==> flow/design.v <==
module fp10 #(
    parameter HALF = 100          
)(
    input  wire clk_in,
    input  wire reset,
    output wire tick
);
    reg [22:0] counter;
    reg clk_out;
    always @(posedge clk_in or posedge reset) begin
        if (reset) begin
            counter <= 0;
            clk_out <= 0;
        end
        else if (counter == HALF - 1) begin
            counter <= 0;
            clk_out <= ~clk_out;
        end
        else begin
            counter <= counter + 1;
        end
    end
    assign tick = (counter == HALF - 1) && ~clk_out;
endmodule
module miao10(clk, reset, tick, cout, qout);
input clk, reset, tick;
output cout;
output reg [7:0] qout;
always@(posedge clk or posedge reset) begin
   if (reset)
      qout <= 0;
   else if (tick) begin
      if(qout == 4)
         qout <= 0;
      else
         qout <= qout + 1;
   end
end
assign cout = (qout == 4) ? 1 : 0;
endmodule
module miao(qout,reset,clk,tick,cin,secin1,cout);
input clk,reset,tick,cin;
input [7:0] secin1;
output reg[7:0] qout;
output cout;
always@(posedge clk or posedge reset)
begin
	if(reset) qout<=0;
	else if(tick && cin)
	begin
   if(qout==59) begin qout<=0;end
	        else qout<=qout+1;end
end
assign cout=((qout==59)&&(secin1==4))?1:0;
endmodule
module fen(qout,am,am_fall,reset,clk,tick,cin,cout,nout,secin,secin1,naozhong);
input clk,reset,tick,am,am_fall,cin,naozhong;
input [7:0] secin;
input [7:0] secin1;
output reg[7:0] qout;
output reg[7:0] nout;
output   cout;
always@(posedge clk or posedge reset)
begin
	if(reset) qout<=0;
	else if(tick&&(~naozhong)&&(~am||cin))
	begin
   if(qout==59) begin qout<=0;end
	        else qout<=qout+1;end
end
always@(posedge clk or posedge reset)
begin
	if(reset) nout<=0;
	else if(am_fall&&naozhong)
	begin
	if(nout==59) begin nout<=0;end
		     else nout<=nout+1;end
end
assign cout=((qout==59)&&(secin==59)&&(secin1==4))?1:0;
endmodule
module shi(qout,ah,ah_fall,reset,clk,tick,cin,naozhong,nout);
input clk,reset,tick,ah,ah_fall,cin,naozhong;
output reg[7:0] qout;
output reg[7:0] nout;
always@(posedge clk or posedge reset)
begin
	if(reset) qout<=0;
	else if(tick&&(~naozhong)&&(~ah||cin))
	begin
   if(qout==23) qout<=0;
	        else qout<=qout+1;end
end
always@(posedge clk or posedge reset)
begin
	if(reset) nout<=0;
	else if(ah_fall&&naozhong)
	begin
	if(nout==23) begin nout<=0;end
		     else nout<=nout+1;end
end
endmodule
module alarm(en,clk,tick,reset,cin,set,shi,daodian,min,miao);
input [7:0] shi;
input [7:0] min;
input [7:0] miao;
input reset,cin,clk,tick,en;
output reg[7:0] set;
output daodian;
always@(posedge clk or posedge reset)
begin
	if(reset) set<=0;
	else if(tick)
	begin
		if(set==23)
		set<=0;
		else if(~cin)
		set<=set+1;
	end
end
assign daodian=(en&&(min==8'b0)&&(miao < 10))?1:0;
endmodule
module naozhong(
    input wire [7:0] shi_nao,
    input wire [7:0] shi_date,
    input wire [7:0] fen_nao,
    input wire [7:0] fen_date,
    input wire switch, clk, reset, tick,
    input wire switch_rise,
    output reg audio
);
    reg en_reg;
    reg alarm_enabled;
    always @(posedge clk or posedge reset)
    begin
        if (reset)
            en_reg <= 0;
        else if (tick)
        begin
            if (switch)
            begin
                en_reg <= 1;
            end
            else
                en_reg <= 0;
        end
    end
    always @(posedge clk or posedge reset)
    begin
        if (reset)
            alarm_enabled <= 1;
        else if (switch_rise)
            alarm_enabled <= !alarm_enabled;
    end
    always @(posedge clk or posedge reset)
    begin
        if (reset)
            audio <= 0;
        else if (tick)
        begin
            if (alarm_enabled && en_reg && (shi_nao == shi_date)&&(fen_nao == fen_date))
                audio <= 1;
            else
                audio <= 0;
        end
    end
endmodule
module audio(
    input wire clk,            
    input wire reset,          
    input wire en,             
    output wire pwm_out        
);
    parameter C4 = 261;
    parameter D4 = 293;
    parameter E4 = 329;
    parameter F4 = 349;
    parameter G4 = 392;
    parameter A4 = 440;
    parameter B4 = 493;
    parameter E_DI = 82;
    parameter FS = 93;
    parameter CLK_FREQ = 50000;
    parameter LONG  = 2000;
    parameter SHORT = 1000;
    reg [31:0] counter;
    reg [31:0] pwm_duty_cycle;   
    reg [31:0] note_freq;
    reg [31:0] note_duration_counter;
    reg [3:0] note_index;   
    function [31:0] note_table;
        input [3:0] idx;
        case (idx)
            4'd0:  note_table = D4;
            4'd1:  note_table = G4;
            4'd2:  note_table = B4;
            4'd3:  note_table = G4;
            4'd4:  note_table = A4;
            4'd5:  note_table = D4;
            4'd6:  note_table = E4;
            4'd7:  note_table = B4;
            4'd8:  note_table = G4;
            4'd9:  note_table = E_DI;
            4'd10: note_table = D4;
            4'd11: note_table = B4;
            4'd12: note_table = G4;
            4'd13: note_table = E_DI;
            4'd14: note_table = B4;
            4'd15: note_table = FS;
            default: note_table = B4;
        endcase
    endfunction
    function [31:0] duration_table;
        input [3:0] idx;
        case (idx)
            4'd5, 4'd6: duration_table = SHORT;
            default:    duration_table = LONG;
        endcase
    endfunction
    always @(posedge clk or posedge reset) begin
        if (reset) begin
            counter <= 0;
            pwm_duty_cycle <= 0;
        end else if (en) begin
            if (counter >= CLK_FREQ / note_freq) begin
                counter <= 0;
                pwm_duty_cycle <= ~pwm_duty_cycle;
            end else begin
                counter <= counter + 1;
            end
        end
    end
    always @(posedge clk or posedge reset) begin
        if (reset) begin
            note_index <= 0;
            note_freq <= note_table(4'd0);
            note_duration_counter <= 0;
        end else if (en) begin
            if (note_duration_counter >= duration_table(note_index)) begin
                note_duration_counter <= 0;
                note_index <= (note_index + 1) % 8;   
                note_freq <= note_table(note_index);
            end else begin
                note_duration_counter <= note_duration_counter + 1;
            end
        end
    end
    assign pwm_out = pwm_duty_cycle;
endmodule
module bcd(
	input	[7:0]	bin_in,
	output	[9:0]	bcd_out
    );
reg [3:0] ones;
reg [3:0] tens;
reg [1:0] hundreds;
integer i;
always @(*) begin
	ones 		= 4'd0;
	tens 		= 4'd0;
	hundreds 	= 2'd0;
	for(i = 7; i >= 0; i = i - 1) begin
		if (ones >= 4'd5) 		ones = ones + 4'd3;
		if (tens >= 4'd5) 		tens = tens + 4'd3;
		if (hundreds >= 4'd5)	hundreds = hundreds + 4'd3;
		hundreds = {hundreds[0],tens[3]};
		tens	 = {tens[2:0],ones[3]};
		ones	 = {ones[2:0],bin_in[i]};
	end
end	
assign bcd_out = {hundreds, tens, ones};
endmodule
module display(qin,sig);
input[3:0] qin;
output reg [0:6]sig;
always@(qin)
begin case(qin)
4'd0:sig=7'b0000001;
4'd1:sig=7'b1001111;
4'd2:sig=7'b0010010;
4'd3:sig=7'b0000110;
4'd4:sig=7'b1001100;
4'd5:sig=7'b0100100;
4'd6:sig=7'b0100000;
4'd7:sig=7'b0001111;
4'd8:sig=7'b0000000;
4'd9:sig=7'b0000100;
default:sig=7'b0000001;
endcase
end 
endmodule 
module mux2to1 (
   input wire [7:0] a,    
	input wire [7:0] b, 	 
   input wire sel,  
   output wire [7:0] y   
);
    assign y = (sel) ? a : b;
endmodule
module shuzizhong(
    input wire clk1,         
    input wire reset,        
    input wire ah1,          
    input wire am1,          
    input wire alarm1,       
    input wire en,           
    input wire naozhong,     
    output wire [0:6] shi,       
    output wire [0:6] ge,        
    output wire [0:6] min_shi,   
    output wire [0:6] min_ge,    
    output wire [0:6] sec_shi,   
    output wire [0:6] sec_ge,    
    output wire daodian,     
    output wire audio        
);
    wire tick;               
    wire [7:0] bb, miao1, fen1, shi1, nao_fen, nao_shi, set1;
    wire cout10, cout_miao, cout_fen, ring;
    wire [7:0] y_shi, y_fen, y_miao;
    wire [9:0] out, fen, miao;
    fp10 a(.clk_in(clk1), .reset(reset), .tick(tick));
    reg ah_s, ah, am_s, am, alarm_s, alarm;
    always @(posedge clk1 or posedge reset) begin
        if (reset) begin
            ah_s <= 1; ah <= 1;
            am_s <= 1; am <= 1;
            alarm_s <= 0; alarm <= 0;
        end else if (tick) begin
            ah_s <= ah1; ah <= ah_s;
            am_s <= am1; am <= am_s;
            alarm_s <= alarm1; alarm <= alarm_s;
        end
    end
    wire ah_fall = tick && ah && ~ah_s;
    wire am_fall = tick && am && ~am_s;
    wire alarm_rise = tick && ~alarm && alarm_s;
    miao10 inst16(.clk(clk1), .reset(reset), .tick(tick), .cout(cout10), .qout(bb));
    miao inst20(.qout(miao1), .reset(reset), .clk(clk1), .tick(tick), .cin(cout10),
                .secin1(bb), .cout(cout_miao));
    fen inst24(.qout(fen1), .am(am), .am_fall(am_fall), .reset(reset), .clk(clk1), .tick(tick),
               .cin(cout_miao), .cout(cout_fen), .nout(nao_fen), .secin(miao1), .secin1(bb),
               .naozhong(naozhong));
    shi inst19(.qout(shi1), .ah(ah), .ah_fall(ah_fall), .reset(reset), .clk(clk1), .tick(tick),
               .cin(cout_fen), .naozhong(naozhong), .nout(nao_shi));
    alarm inst3(.en(en), .clk(clk1), .tick(tick), .reset(reset), .cin(alarm), .set(set1),
                .shi(shi1), .daodian(daodian), .min(fen1), .miao(miao1));
    naozhong inst6(.shi_nao(nao_shi), .shi_date(shi1), .fen_nao(nao_fen), .fen_date(fen1),
                   .switch(alarm), .clk(clk1), .reset(reset), .tick(tick),
                   .switch_rise(alarm_rise), .audio(ring));
    audio inst5(.clk(clk1), .reset(reset), .en(ring), .pwm_out(audio));
    mux2to1 nn(.a(nao_shi), .b(shi1), .sel(naozhong), .y(y_shi));
    mux2to1 mm(.a(nao_fen), .b(fen1), .sel(naozhong), .y(y_fen));
    mux2to1 jj(.a(8'd0), .b(miao1), .sel(naozhong), .y(y_miao));
    bcd inst4(.bin_in(y_shi), .bcd_out(out));
    bcd inst(.bin_in(y_fen), .bcd_out(fen));
    bcd inst9(.bin_in(y_miao), .bcd_out(miao));
    display inst1(.qin(out[7:4]), .sig(shi));
    display inst2(.qin(out[3:0]), .sig(ge));
    display inst10(.qin(fen[7:4]), .sig(min_shi));
    display inst11(.qin(fen[3:0]), .sig(min_ge));
    display inst12(.qin(miao[7:4]), .sig(sec_shi));
    display inst13(.qin(miao[3:0]), .sig(sec_ge));
endmodule
**Reports on shuzizhong**

Tool output for the design above, in the order of the flow.
Lines are those of the file above, counted from 1.
Cell names lack the library's common part.
Not given: -

- Top module: shuzizhong
- Clock input: clk1
- Standard-cell library: sky130hd
- Library corner: tt_025C_1v80

**After elaboration**

Counts by Yosys on the flattened word-level netlist (proc, flatten, opt, wreduce; memories kept). Register bits leave out memories and registers merged into their read ports (data or address); mux counts leave out enables and synchronous resets folded into registers. Print and check cells are left out.
Yosys's memory passes give these memory sizes; they may raise the number of words (mostly to a power of two), join words into wider ones and drop unused or constant bits.

- Memories: 7
- Word-level cells: 227
- Register bits: 212
- Input bits: 7
- Clocked read ports x word width: 9
- Bits in read-only memories: 816

Memory list:

| memory | depth | width | rd ports | write ports | RTL line | text |
|---|---|---|---|---|---|---|
| (no name shown) | 16 | 9 | 1 | 0 | 192 | `case (idx)` |
| (no name shown) | 16 | 7 | 1 | 0 | 276 | `begin case(qin)` |
| (no name shown) | 16 | 7 | 1 | 0 | 276 |  |
| (no name shown) | 16 | 7 | 1 | 0 | 276 |  |
| (no name shown) | 16 | 7 | 1 | 0 | 276 |  |
| (no name shown) | 16 | 7 | 1 | 0 | 276 |  |

Memories not listed: 1.

- Order comparisons: 42
- Bitwise operators: 8
- Div/mod/pow operators: 1
- Reductions and logical operators: 28
- Equal/unequal tests: 11
- Muxes and demuxes: 59
- Add/subtract/negate cells: 49

Operator list:

| cell | count |
|---|---|
| 16-bit by 32-bit divider with 32-bit output (first input constant) | 1 |
| 4-bit by 3-bit >= comparator with 1-bit output (second input constant) | 33 |
| 32-bit 2-to-1 mux | 3 |
| 4-bit by 2-bit adder with 4-bit output (second input constant) | 18 |
| 4-bit 2-to-1 mux | 18 |
| 8-bit 2-to-1 mux | 9 |
| 32-bit by 1-bit adder with 32-bit output (second input constant) | 2 |
| 32-bit >= comparator | 2 |
| 3-bit 2-to-1 mux | 21 |
| 8-bit by 1-bit adder with 8-bit output (second input constant) | 6 |
| 3-bit by 2-bit adder with 3-bit output (second input constant) | 15 |
| 32-bit inverter | 1 |
| 8-bit by 6-bit == test with 1-bit output (second input constant) | 3 |
| 23-bit by 1-bit adder with 23-bit output (second input constant) | 1 |
| 23-bit by 7-bit == test with 1-bit output (second input constant) | 1 |
| 23-bit 2-to-1 mux | 1 |
| 1-bit logical AND | 21 |
| 8-bit by 5-bit == test with 1-bit output (second input constant) | 2 |
| 8-bit == test | 2 |
| 11-bit 2-to-1 mux | 1 |
| 1-bit by 2-bit adder with 3-bit output (both inputs constant) | 3 |
| 1-bit by 2-bit adder with 3-bit output (second input constant) | 3 |
| 1-bit by 3-bit >= comparator with 1-bit output (both inputs constant) | 3 |
| 1-bit by 3-bit >= comparator with 1-bit output (second input constant) | 3 |
| 8-bit by 3-bit == test with 1-bit output (second input constant) | 1 |
| 8-bit by 4-bit less-than comparator with 1-bit output (second input constant) | 1 |
| 8-bit logical NOT | 1 |
| 1-bit inverter | 7 |

Not listed: further kinds 7, cells in them 15.

**Logic depth**

Longest topological path by Yosys (ltp), each cell counted once; first at word level (registers and memories cut), then after technology mapping (sequential cells cut; the memories' decode and read muxes count).

- Depth after elaboration: 15
- ABC_AREA: 0
- Depth in mapped cells: 93
- Depth with buffers taken out: 87

**After synthesis**

Yosys stat after the flow's synthesis: flattened, memories mapped to cells. It holds for the ABC_AREA given above (unset counts as 0); a run with the other value may have another netlist.
The area totals of this step are shown rounded.

Cell types:

| cell | count |
|---|---|
| dfrtp_1 | 148 |
| ha_1 | 144 |
| xnor2_1 | 103 |
| nor2_1 | 194 |
| nand2_1 | 190 |
| a21oi_1 | 119 |
| o21ai_0 | 119 |
| mux2i_1 | 50 |
| xor2_1 | 48 |
| inv_1 | 86 |
| nand3_1 | 62 |
| nand4_1 | 45 |
| a21o_1 | 33 |
| dfstp_2 | 8 |
| mux2_2 | 18 |
| a31oi_1 | 30 |
| nor2b_1 | 30 |
| nand2b_1 | 29 |

Other cell types: 81; their cells: 391.

- Area of sequential cells: 0.00391 mm^2
- Cells in the netlist: 1847
- Synthesis area: 0.0149 mm^2
- Flip-flops: 156

The figures by module come from a second, unflattened synthesis with its own total; it is not the netlist above.

- Cells (unflattened synthesis): 2049
- Area total of the unflattened synthesis: 0.017 mm^2

Rows give one instance, submodules left out.

By module:

| module | area (mm^2) | cells | times used |
|---|---|---|---|
| audio | 0.00777 | 991 | 1 |
| bcd | 0.000988 | 143 | 3 |
| fp10 | 0.00111 | 103 | 1 |
| display | 0.000184 | 24 | 6 |
| fen | 0.000905 | 94 | 1 |
| shi | 0.000793 | 79 | 1 |
| alarm | 0.000507 | 47 | 1 |
| miao | 0.000432 | 46 | 1 |
| miao10 | 0.000427 | 41 | 1 |
| mux2to1 | 0.000131 | 9 | 3 |
| naozhong | 0.000294 | 30 | 1 |
| shuzizhong | 0.000294 | 18 | 1 |

**Timing after synthesis**

Path of least setup slack by OpenSTA after synthesis, without wires, with an ideal clock, recovery checks aside; 20% of the period is set as input and as output delay. Where synthesis merged equal registers, the netlist keeps one of their names.

- Path type: in2out
- Start point: input naozhong
- End point: output sec_ge[4]
- Delay of the path: 6287 ps
- Path buffers: 4
- Launch time at the first pin: 5000 ps
- Data arrival time: 11287 ps
- Clock period: 25000 ps
- Required time: 20000 ps
- Driving pins on the path: 28
- External output delay: 5000 ps
- Path slack: 8713 ps
- Period reached after synthesis: 16287 ps

"delay of the path" = arrival - input delay + setup time.
At an output port there is no setup time.
"driving pins on the path" counts driving pins, that of a launching flip-flop among them; a cell with two outputs on the path counts twice.
"period reached after synthesis" is the clock period less the worst setup slack; recovery checks do not enter. This is arithmetic on one report: input and output delays are still those of the set period (20% each).
The rows between start and end are the longest chain of elaborated cells between them; the timing report does not say that the signal goes this way. Where chains are equally long, one stands for them.
Each line given opens the expression or statement behind the cell; cells for indexed reads and writes are added by Yosys, which also makes memories of some case tables.
The chain passes a memory read, where the word-level depth is cut; so it can be longer than that depth.

- Cell sequence: clkbuf_1 clkbuf_1 buf_1 clkbuf_1 nand2b_1 inv_1 ha_1 o21ai_0 xnor2_1 nand2b_1 ha_1 nor2b_1 o21a_1 xnor2_1 ha_1 nand2b_1 a21boi_0 xnor2_1 ha_1 nand2b_1 a21boi_0 xnor2_1 ha_1 nand2b_1 a21boi_0 mux2i_1 nand2_1 o22ai_1
- Length of the longest elaborated chain: 16
- Elaborated cells on any way between the ends: 23

Ends and longest elaborated chain, after synthesis:

| element | RTL line | text |
|---|---|---|
| start: declaration | 306 | `input wire naozhong,` |
| 8-bit 2-to-1 mux | 297 | `assign y = (sel) ? a : b;` |
| 1-bit by 2-bit adder with 3-bit output | 262 | `if (ones >= 4'd5) ones = ones + 4'd3;` |
| 3-bit 2-to-1 mux | 262 |  |
| 4-bit by 3-bit >= comparator with 1-bit output | 262 |  |
| 4-bit 2-to-1 mux | 262 |  |
| 4-bit by 3-bit >= comparator with 1-bit output | 262 |  |
| 4-bit 2-to-1 mux | 262 |  |
| [... 2 more ...] | - |  |
| 4-bit by 3-bit >= comparator with 1-bit output | 262 |  |
| 4-bit 2-to-1 mux | 262 |  |
| 4-bit by 3-bit >= comparator with 1-bit output | 262 |  |
| 4-bit 2-to-1 mux | 262 |  |
| 4-bit by 3-bit >= comparator with 1-bit output | 262 |  |
| 4-bit 2-to-1 mux | 262 |  |
| memory 16 x 7 bit | 276 | `begin case(qin)` |
| end: declaration | 312 | `output wire [0:6] sec_ge,` |

**Worst path after layout**

From the final timing report of run A: the path of least setup slack in the routed layout; clock arrival at registers is part of the times.
The report prints the path's times to 10 ps; the period is as set.

- Path type: reg2reg
- Start point: register inst5.note_freq[3]
- End point: register inst5.pwm_duty_cycle[0]
- Required time: 25300 ps
- Launch time at the first pin: 440 ps
- Driving pins on the path: 79
- Library setup time: 150 ps
- Clock period: 25000 ps
- Path buffers: 0
- Data arrival time: 22070 ps
- Path slack: 3230 ps

The rows between start and end are the longest chain of elaborated cells between them; the timing report does not say that the signal goes this way. Where chains are equally long, one stands for them.

- Cell sequence: dfrtp_1 inv_1 ha_1 xor2_1 nor2_1 ha_1 nand4_1 a211o_1 nand3_1 clkinv_2 o21ai_0 ha_1 nand2_1 a21o_1 a21oi_1 o22ai_2 a21o_1 nand2_1 [... 43 more ...] mux2_1 ha_1 and4_1 a21oi_1 nand2_1 o311a_1 mux2i_1 nand4_1 ha_1 nand2b_1 a21o_1 a21o_1 a21oi_1 nor2b_1 o2111ai_1 nand2_1 and2_2 xor2_1
- Length of the longest elaborated chain: 3
- Elaborated cells on any way between the ends: 3

Ends and longest elaborated chain, after layout:

| element | RTL line | text |
|---|---|---|
| start: declaration | 187 | `reg [31:0] note_freq;` |
| 16-bit by 32-bit divider with 32-bit output | 224 | `if (counter >= CLK_FREQ / note_freq) begin` |
| 32-bit >= comparator | 224 |  |
| 2-bit AND reduction | - |  |
| end: assignment | 222 | `pwm_duty_cycle <= 0;` |
| end: assignment | 226 | `pwm_duty_cycle <= ~pwm_duty_cycle;` |
| end: declaration | 186 | `reg [31:0] pwm_duty_cycle;` |

--- measured runs ---
shuzizhong through Yosys and OpenROAD on sky130hd: 6 stored runs, unordered, with their settings and measured results. The constraints put input and output delay at 20% of the set period each and load the outputs with 0.01 pF.
"clock period achieved" is the run's clock period less its worst setup slack. It is reckoned from that one timing run; input and output delays stay at 20% of the period that was set.
"critical path time" is the time allowed to the run's worst setup path (the clock period less input and output delay, where it has them) less its slack. Clock arrival times count: a late capture clock shortens it, a late launch clock lengthens it.
"total power after layout" rests on the timing tool's default activity at the inputs, not on a simulated workload.
"critical path time" is given in steps of 10 ps.
Measured values are rounded.
Settings: - = not set for that run.

| name | run A | run B | run C | run D | run E | run F |
|---|---|---|---|---|---|---|
| CAP_MARGIN | 10 | 10 | 20 | 10 | 20 | 10 |
| CELL_PAD_IN_SITES_DETAIL_PLACEMENT | 1 | 1 | - | 1 | - | - |
| CELL_PAD_IN_SITES_GLOBAL_PLACEMENT | 2 | 3 | - | 2 | - | 2 |
| CORE_ASPECT_RATIO | 0.52 | 0.67 | - | 0.67 | - | 0.52 |
| CORE_UTILIZATION | 17 | 17 | 40 | 17 | 40 | 17 |
| GPL_TIMING_DRIVEN | 1 | 1 | - | 1 | - | 0 |
| MIN_ROUTING_LAYER | met2 | met1 | - | met2 | - | met1 |
| period_ns | 25.0 | 12.0 | 25.0 | 25.0 | 21.1 | 25.0 |
| CORE_MARGIN | 2 | 2 | 2 | 2 | 2 | 2 |
| SLEW_MARGIN | 20 | 20 | 20 | 20 | 20 | 20 |
| GPL_ROUTABILITY_DRIVEN | - | 0 | - | 0 | - | - |
| TNS_END_PERCENT | - | 5 | - | - | - | - |
| smallest hold slack (ps) | 476 | 478 | 472 | 484 | 476 | 486 |
| final design utilization (%) | 20.0 | 24.6 | 44.7 | 20.0 | 44.8 | 20.1 |
| clock period achieved (ps) | 21771 | 14383 | 18849 | 20334 | 18825 | 21345 |
| setup slack of the worst path (ps) | 3230 | -2380 | 6150 | 4670 | 2270 | 3650 |
| std-cell area (final layout) (mm^2) | 0.0174 | 0.0213 | 0.0164 | 0.0173 | 0.0164 | 0.0175 |
| mapped cell area after synthesis (mm^2) | 0.0149 | 0.0149 | 0.0149 | 0.0149 | 0.0149 | 0.0149 |
| total power after layout (W) | 0.000544 | 0.00112 | 0.000519 | 0.00054 | 0.000629 | 0.000536 |
| setup total negative slack (ps) | 0 | -76800 | 0 | 0 | 0 | 0 |
| die area (mm^2) | 0.0903 | 0.0903 | 0.0389 | 0.0903 | 0.0389 | 0.0903 |
| critical path time (ps) | 21770 | 14380 | 18850 | 20330 | 18830 | 21350 |
| worst setup path type | reg2reg | reg2reg | reg2reg | reg2reg | reg2reg | reg2reg |
--- end ---
